==> flow/design.v <==
module logarithm #(
	parameter n = 16,
	parameter m = 24,
	parameter k = 5 ,
	parameter p = 24
) (
	input        clk  ,  
	input        reset,  
	input        start,
	input  [0:n] x    ,
	output [1:p] y    ,
	output reg   done
);
	reg [2:0] current_state;
	reg [2:0] next_state   ;
	wire      z_gt2        ;
	wire      i_positive   ;
	reg [2:0] sel_z        ;
	reg       load_z       ;
	reg       sel_i        ;
	reg       load_i       ;
	reg       shift_y      ;
	reg  [  m+1:0] z           ;
	wire [  m+1:0] trunc_square;
	wire [  m+1:0] trunc_div   ;
	wire [  m+1:0] z_input     ;
	reg  [  k-1:0] i           ;
	wire [  k-1:0] i_input     ;
	wire [  k-1:0] i_minus_1   ;
	reg  [    1:p] yy          ;
	wire [    m:0] mult_in     ;
	wire [2*m+1:0] mult_out    ;
	assign z_input = (sel_z == 2'd00) ?  {1'b0, x, {(m-n){1'd0}}} :
	(sel_z == 2'd01) ? 	trunc_square :
	trunc_div;
	assign mult_in     = z[m:0];
	assign mult_out     = mult_in * mult_in;
	assign trunc_square = mult_out[2*m+1:m];
	assign trunc_div    = {1'd0, z[m+1:1]};
	always @(posedge clk or negedge reset) begin : proc_z
		if(~reset) begin
			z <= 0;
		end else begin
			if (load_z == 1'b1)
				z <= z_input;
		end
	end
	assign i_input = sel_i ? i_minus_1 : p;
	assign i_minus_1 = i - 1;
	wire [15:0] binary_p = p;
	always @(posedge clk or negedge reset) begin : proc_i
		if(~reset) begin
			i <= 0;
		end else begin
			if (load_i == 1'b1)
				i <= i_input;
		end
	end
	always @(posedge clk or negedge reset) begin : proc_yy
		if(~reset) begin
			yy <= 0;
		end else begin
			if (shift_y == 1'b1)
				yy <= {yy[2:p], z[m+1]};
		end
	end
	always @(posedge clk or negedge reset) begin : proc_current_state
		if(~reset) begin
			current_state <= 0;
		end else begin
			current_state <= next_state;
		end
	end
	assign i_positive = i ? 1 : 0;
	assign z_gt2 = z[m+1];
	assign y = yy;
	always @(*) begin
		next_state = current_state;
		case (current_state)
			3'd0 : begin
				if (~start)
					next_state = 3'd1;
			end
			3'd1 : begin
				if (start)
					next_state = 3'd2;
			end
			3'd2 : begin
				next_state = 3'd3;
			end
			3'd3 : begin
				next_state = 3'd4;
			end
			3'd4 : begin
				if (z_gt2)
					next_state = 3'd5;
				else
					next_state = 3'd6;
			end
			3'd5 : begin
				next_state = 3'd6;
			end
			3'd6 : begin
				if (i_positive)
					next_state = 3'd3;
				else
					next_state = 3'd0;
			end
			default : next_state = 3'd0;
		endcase
	end
	always @(*) begin
		case (current_state)
			3'd0, 3'd1: begin
				sel_z   = 2'b00;
				load_z  = 1'b0;
				sel_i   = 1'b0;
				load_i  = 1'b0;
				shift_y = 1'b0;
				done    = 1'b1;
			end
			3'd2 : begin
				sel_z   = 2'b00;
				load_z  = 1'b1;
				sel_i   = 1'b0;
				load_i  = 1'b1;
				shift_y = 1'b0;
				done    = 1'b0;
			end
			3'd3 : begin
				sel_z   = 2'b01;
				load_z  = 1'b1;
				sel_i   = 1'b1;
				load_i  = 1'b1;
				shift_y = 1'b0;
				done    = 1'b0;
			end
			3'd4 : begin
				sel_z   = 2'b00;
				load_z  = 1'b0;
				sel_i   = 1'b0;
				load_i  = 1'b0;
				shift_y = 1'b1;
				done    = 1'b0;
			end
			3'd5 : begin
				sel_z   = 2'b10;
				load_z  = 1'b1;
				sel_i   = 1'b0;
				load_i  = 1'b0;
				shift_y = 1'b0;
				done    = 1'b0;
			end
			3'd6 : begin
				sel_z   = 2'b00;
				load_z  = 1'b0;
				sel_i   = 1'b0;
				load_i  = 1'b0;
				shift_y = 1'b0;
				done    = 1'b0;
			end
			default : begin
				sel_z   = 2'b00;
				load_z  = 1'b0;
				sel_i   = 1'b0;
				load_i  = 1'b0;
				shift_y = 1'b0;
				done    = 1'b0;
			end
		endcase
	end
endmodule
## Reports on logarithm

The steps from the RTL of logarithm to its reports follow in flow order.
Line numbers count from 1 in the design file above.
Library cell names are shortened.
Not given: -

- Top module: logarithm
- Clock input: clk
- Standard-cell library: sky130hd
- Library corner: tt_025C_1v80

## Word level

Yosys after proc, flatten, opt, wreduce and memory -nomap, before mapping. Memory bits, and registers merged into a memory's read port (data or address), are not among the register bits. Print and check cells are not counted. Equal cells are merged and count once.

- Memory bits (writable): 0
- ROM bits: 0
- Memory cells: 0
- Register bits: 58
- Clocked read ports x word width: 0
- Bits in latches: 0
- Output and inout bits: 25

- $add $sub $neg: 1
- Equality and inequality tests: 9
- $lt $le $gt $ge: 0
- Bitwise operators: 0
- Divide/modulo/power cells: 0
- Reduce/logical cells: 7
- Shift-type cells: 0
- Multipliers: 1
- Muxes and demuxes: 15

Operators with widths:

| operator | number |
|---|---|
| 25-bit by 25-bit multiplier with 50-bit output | 1 |
| 26-bit 2-to-1 mux | 2 |
| 3-bit case mux with 7-bit select | 1 |
| 3-bit == test (second input constant) | 3 |
| 3-bit by 1-bit == test with 1-bit output (second input constant) | 2 |
| 3-bit by 2-bit == test with 1-bit output (second input constant) | 2 |
| 3-bit zero test | 2 |
| 3-bit 2-to-1 mux | 2 |
| 1-bit 2-to-1 mux | 6 |
| 5-bit by 1-bit subtractor with 5-bit output (second input constant) | 1 |
| 5-bit nonzero test | 1 |
| 5-bit 2-to-1 mux | 1 |
| 2-bit inequality test (second input constant) | 2 |
| 2-bit OR reduction | 2 |
| 2-bit case mux with 2-bit select | 1 |
| 2-bit 2-to-1 mux | 2 |
| 3-bit OR reduction | 1 |
| 2-bit AND reduction | 1 |

## Depth

Depth = most cells in a row (Yosys ltp): at word level without a register or memory, in the mapped netlist without a sequential cell, where the memories' decode and read muxes count.

- Word-level depth: 5
- ABC_AREA: 0
- Mapped depth: 28
- Mapped depth without buffers: 26

## Synthesis result

Source: synth_stat.txt of the flow (Yosys; design flattened, memories mapped). It holds for the ABC_AREA given above (unset counts as 0); a run with the other value may have another netlist.
The area totals of this step are shown rounded.

- Sequential part of the area: 0.00155 sq mm
- Chip area (Yosys): 0.0201 sq mm
- Buffers: 80
- Cells in the netlist: 2182
- Flip-flops: 62

Cells by type:

| type | number | area in all (sq um) |
|---|---|---|
| fa_1 | 465 | 9.31E+03 |
| inv_1 | 673 | 2.53E+03 |
| ha_1 | 189 | 2.36E+03 |
| dfrtp_1 | 61 | 1.53E+03 |
| nand2_1 | 209 | 784.502 |
| and2_1 | 106 | 663.136 |
| clkbuf_1 | 76 | 285.274 |
| mux2_2 | 25 | 281.52 |
| a21oi_1 | 54 | 270.259 |
| nor2_1 | 68 | 255.245 |
| o21ai_0 | 37 | 185.178 |
| xnor2_1 | 19 | 166.41 |
| a21o_1 | 21 | 157.651 |
| xor2_1 | 13 | 113.859 |
| mux2i_1 | 10 | 100.096 |
| nand3_1 | 15 | 75.072 |
| nor2b_1 | 11 | 68.816 |
| a22oi_1 | 9 | 67.565 |

Not listed: further types 48, cells in them 121.

## Path before layout

Path of least setup slack by OpenSTA after synthesis, without wires, with an ideal clock, recovery checks aside; 20% of the period is set as input and as output delay. Where synthesis merged equal registers, the netlist keeps one of their names.

- Path type: flip-flop to flip-flop
- From: register z[12]
- To: register z[21]
- Arrival time: 6.961 ns
- Path delay: 7.065 ns
- Library setup time: 0.104 ns
- Clock period: 9.0 ns
- Path slack: 1.935 ns
- Path buffers: 2
- Stages: 25
- Synthesis period reached: 7.065 ns

"path delay" = arrival - input delay + setup time.
"stages": output pins that drive a net of the path, with the launching flip-flop's if there is one; two outputs of one cell count as two.
"synthesis period reached" is the clock period less the worst setup slack; recovery checks do not enter. This is arithmetic on one report: input and output delays are still those of the set period (20% each).
Between the ends stands the longest chain of elaborated cells between them, by number of cells; it is not shown to be the way that was timed. Of several equally long chains one is given.
A line is the first line of the expression or statement that the cell stems from. Yosys adds cells for indexed reads and writes and turns some case tables into memories.

- Cells stage by stage: dfrtp_1 -> clkbuf_1 -> clkbuf_1 -> nand2_1 -> fa_1 -> inv_1 -> fa_1 -> inv_1 -> fa_1 -> inv_1 -> fa_1 -> fa_1 -> fa_1 -> inv_1 -> fa_1 -> inv_1 -> ha_1 -> a21oi_1 -> o21ai_0 -> a211o_1 -> a221oi_2 -> a21oi_1 -> o41ai_2 -> mux2_1 -> a221oi_1
- Cells in the longest elaborated chain: 3
- Elaborated cells on any way between the ends: 3
- RTL lines with such cells: 3
- Those cells by class: mul (1); mux (2)

Ends and longest elaborated chain, post-synthesis:

| what | RTL line | text |
|---|---|---|
| start: declaration | 23 | `reg [ m+1:0] z ;` |
| start: assignment | 42 | `z <= 0;` |
| start: assignment | 45 | `z <= z_input;` |
| 25-bit by 25-bit multiplier with 50-bit output | 37 | `assign mult_out = mult_in * mult_in;` |
| 26-bit 2-to-1 mux | 34 | `(sel_z == 2'd01) ? trunc_square :` |
| 26-bit 2-to-1 mux | 33 | `assign z_input = (sel_z == 2'd00) ? {1'b0, x, {(m-n){1'd0}}} :` |
| end: assignment | 42 |  |
| end: assignment | 45 |  |
| end: declaration | 23 |  |

## Path in the finished layout

Path of least setup slack in the final report of flow run 1 (OpenROAD, finished layout, wires in). Where an end is a register, its clock arrival counts in the times.

- Path type: flip-flop to flip-flop
- From: register z[19]
- To: register z[21]
- Stages: 25
- Clock period: 8.17 ns
- Path buffers: 1
- Library setup time: 0.10 ns
- Arrival time: 8.18 ns
- Path slack: 0.22 ns

Between the ends stands the longest chain of elaborated cells between them, by number of cells; it is not shown to be the way that was timed. Of several equally long chains one is given.

- Cells stage by stage: dfrtp_1 -> buf_4 -> nand2_1 -> fa_1 -> inv_1 -> fa_1 -> inv_1 -> fa_1 -> fa_1 -> inv_1 -> fa_1 -> fa_1 -> inv_1 -> fa_1 -> inv_1 -> ha_1 -> a21oi_1 -> o21ai_1 -> a21oi_1 -> nor2_1 -> a221oi_2 -> a21oi_1 -> o41ai_2 -> mux2_1 -> a221oi_1
- Cells in the longest elaborated chain: 3
- Elaborated cells on any way between the ends: 3
- RTL lines with such cells: 3
- Those cells by class: mul (1); mux (2)

Ends and longest elaborated chain, after layout:

| what | RTL line | text |
|---|---|---|
| start: declaration | 23 | `reg [ m+1:0] z ;` |
| start: assignment | 42 | `z <= 0;` |
| start: assignment | 45 | `z <= z_input;` |
| 25-bit by 25-bit multiplier with 50-bit output | 37 | `assign mult_out = mult_in * mult_in;` |
| 26-bit 2-to-1 mux | 34 | `(sel_z == 2'd01) ? trunc_square :` |
| 26-bit 2-to-1 mux | 33 | `assign z_input = (sel_z == 2'd00) ? {1'b0, x, {(m-n){1'd0}}} :` |
| end: assignment | 42 |  |
| end: assignment | 45 |  |
| end: declaration | 23 |  |

==> results <==
Measured data: module logarithm, platform sky130hd, 2 stored runs of the flow under differing settings, order arbitrary. Input and output delays are each 20% of the period that was set; the output load is 0.01 pF.
By "reached clock period" is meant the clock period of the run minus its worst setup slack. This is arithmetic on one report: input and output delays are still those of the set period (20% each).
"critical setup path time" is the time allowed to the run's worst setup path (the clock period less input and output delay, where it has them) less its slack. Clock arrival times count: a late capture clock shortens it, a late launch clock lengthens it.
By "total design power" is meant OpenSTA's value without simulated activity: inputs other than the clock are taken to toggle once in ten clock periods, and the tool carries that through the logic.
Values from the reports are rounded here.

### Flow run 1

==> flow/run.sh <==
#!/bin/bash
# the make line also repeats the synthesis and layout settings of config.mk as NAME=value (left out here)
make -C /OpenROAD-flow-scripts/flow DESIGN_CONFIG=/design/flow/config.mk WORK_HOME=/design/flow/orfs CLKGATE_MAP_FILE= finish
==> flow/config.mk <==
export PLATFORM = sky130hd
export DESIGN_NAME = logarithm
export DESIGN_NICKNAME = logarithm
export VERILOG_FILES = /design/flow/design.v
export SDC_FILE = /design/flow/constraint.sdc
export NUM_CORES = 4
export LEC_CHECK = 0
export CAP_MARGIN = 20
export CORE_MARGIN = 2
export CORE_UTILIZATION = 64
export SLEW_MARGIN = 20
==> flow/constraint.sdc <==
create_clock -name core_clock -period 8.17 [get_ports {clk}]
set_input_delay 1.6340 -clock core_clock [delete_from_list [all_inputs] [get_ports {clk}]]
set_output_delay 1.6340 -clock core_clock [all_outputs]
set_load 0.01 [all_outputs]

Results of flow run 1:
- Reached clock period: 7.953 ns
- Die size: 0.0329 sq mm
- Utilization of the finished layout: 69.7%
- Lowest hold slack: 0.502 ns
- Standard-cell area after layout: 0.0215 sq mm
- Summed negative setup slack: 0.000 ns
- Synthesized cell area: 0.0201 sq mm
- Lowest setup slack: 0.217 ns
- Total design power: 0.000711 W
- Critical setup path time: 7.95 ns
- Worst path kind: flip-flop to flip-flop

### Flow run 2

==> flow/run.sh <==
#!/bin/bash
# the make line also repeats the synthesis and layout settings of config.mk as NAME=value (left out here)
make -C /OpenROAD-flow-scripts/flow DESIGN_CONFIG=/design/flow/config.mk WORK_HOME=/design/flow/orfs CLKGATE_MAP_FILE= finish
==> flow/config.mk <==
export PLATFORM = sky130hd
export DESIGN_NAME = logarithm
export DESIGN_NICKNAME = logarithm
export VERILOG_FILES = /design/flow/design.v
export SDC_FILE = /design/flow/constraint.sdc
export NUM_CORES = 4
export LEC_CHECK = 0
export CAP_MARGIN = 15
export CORE_ASPECT_RATIO = 0.53
export CORE_MARGIN = 2
export CORE_UTILIZATION = 47
export CTS_CLUSTER_DIAMETER = 121
export CTS_CLUSTER_SIZE = 34
export GPL_ROUTABILITY_DRIVEN = 0
export GPL_TIMING_DRIVEN = 0
export HOLD_SLACK_MARGIN = -0.03
export MIN_ROUTING_LAYER = met2
export PLACE_DENSITY_LB_ADDON = 0.08
export SETUP_SLACK_MARGIN = 0.61
export SLEW_MARGIN = 30
export TNS_END_PERCENT = 70
==> flow/constraint.sdc <==
create_clock -name core_clock -period 9.0 [get_ports {clk}]
set_input_delay 1.8000 -clock core_clock [delete_from_list [all_inputs] [get_ports {clk}]]
set_output_delay 1.8000 -clock core_clock [all_outputs]
set_load 0.01 [all_outputs]

Outcome of flow run 2: no final report: routing broke off with GRT-0116
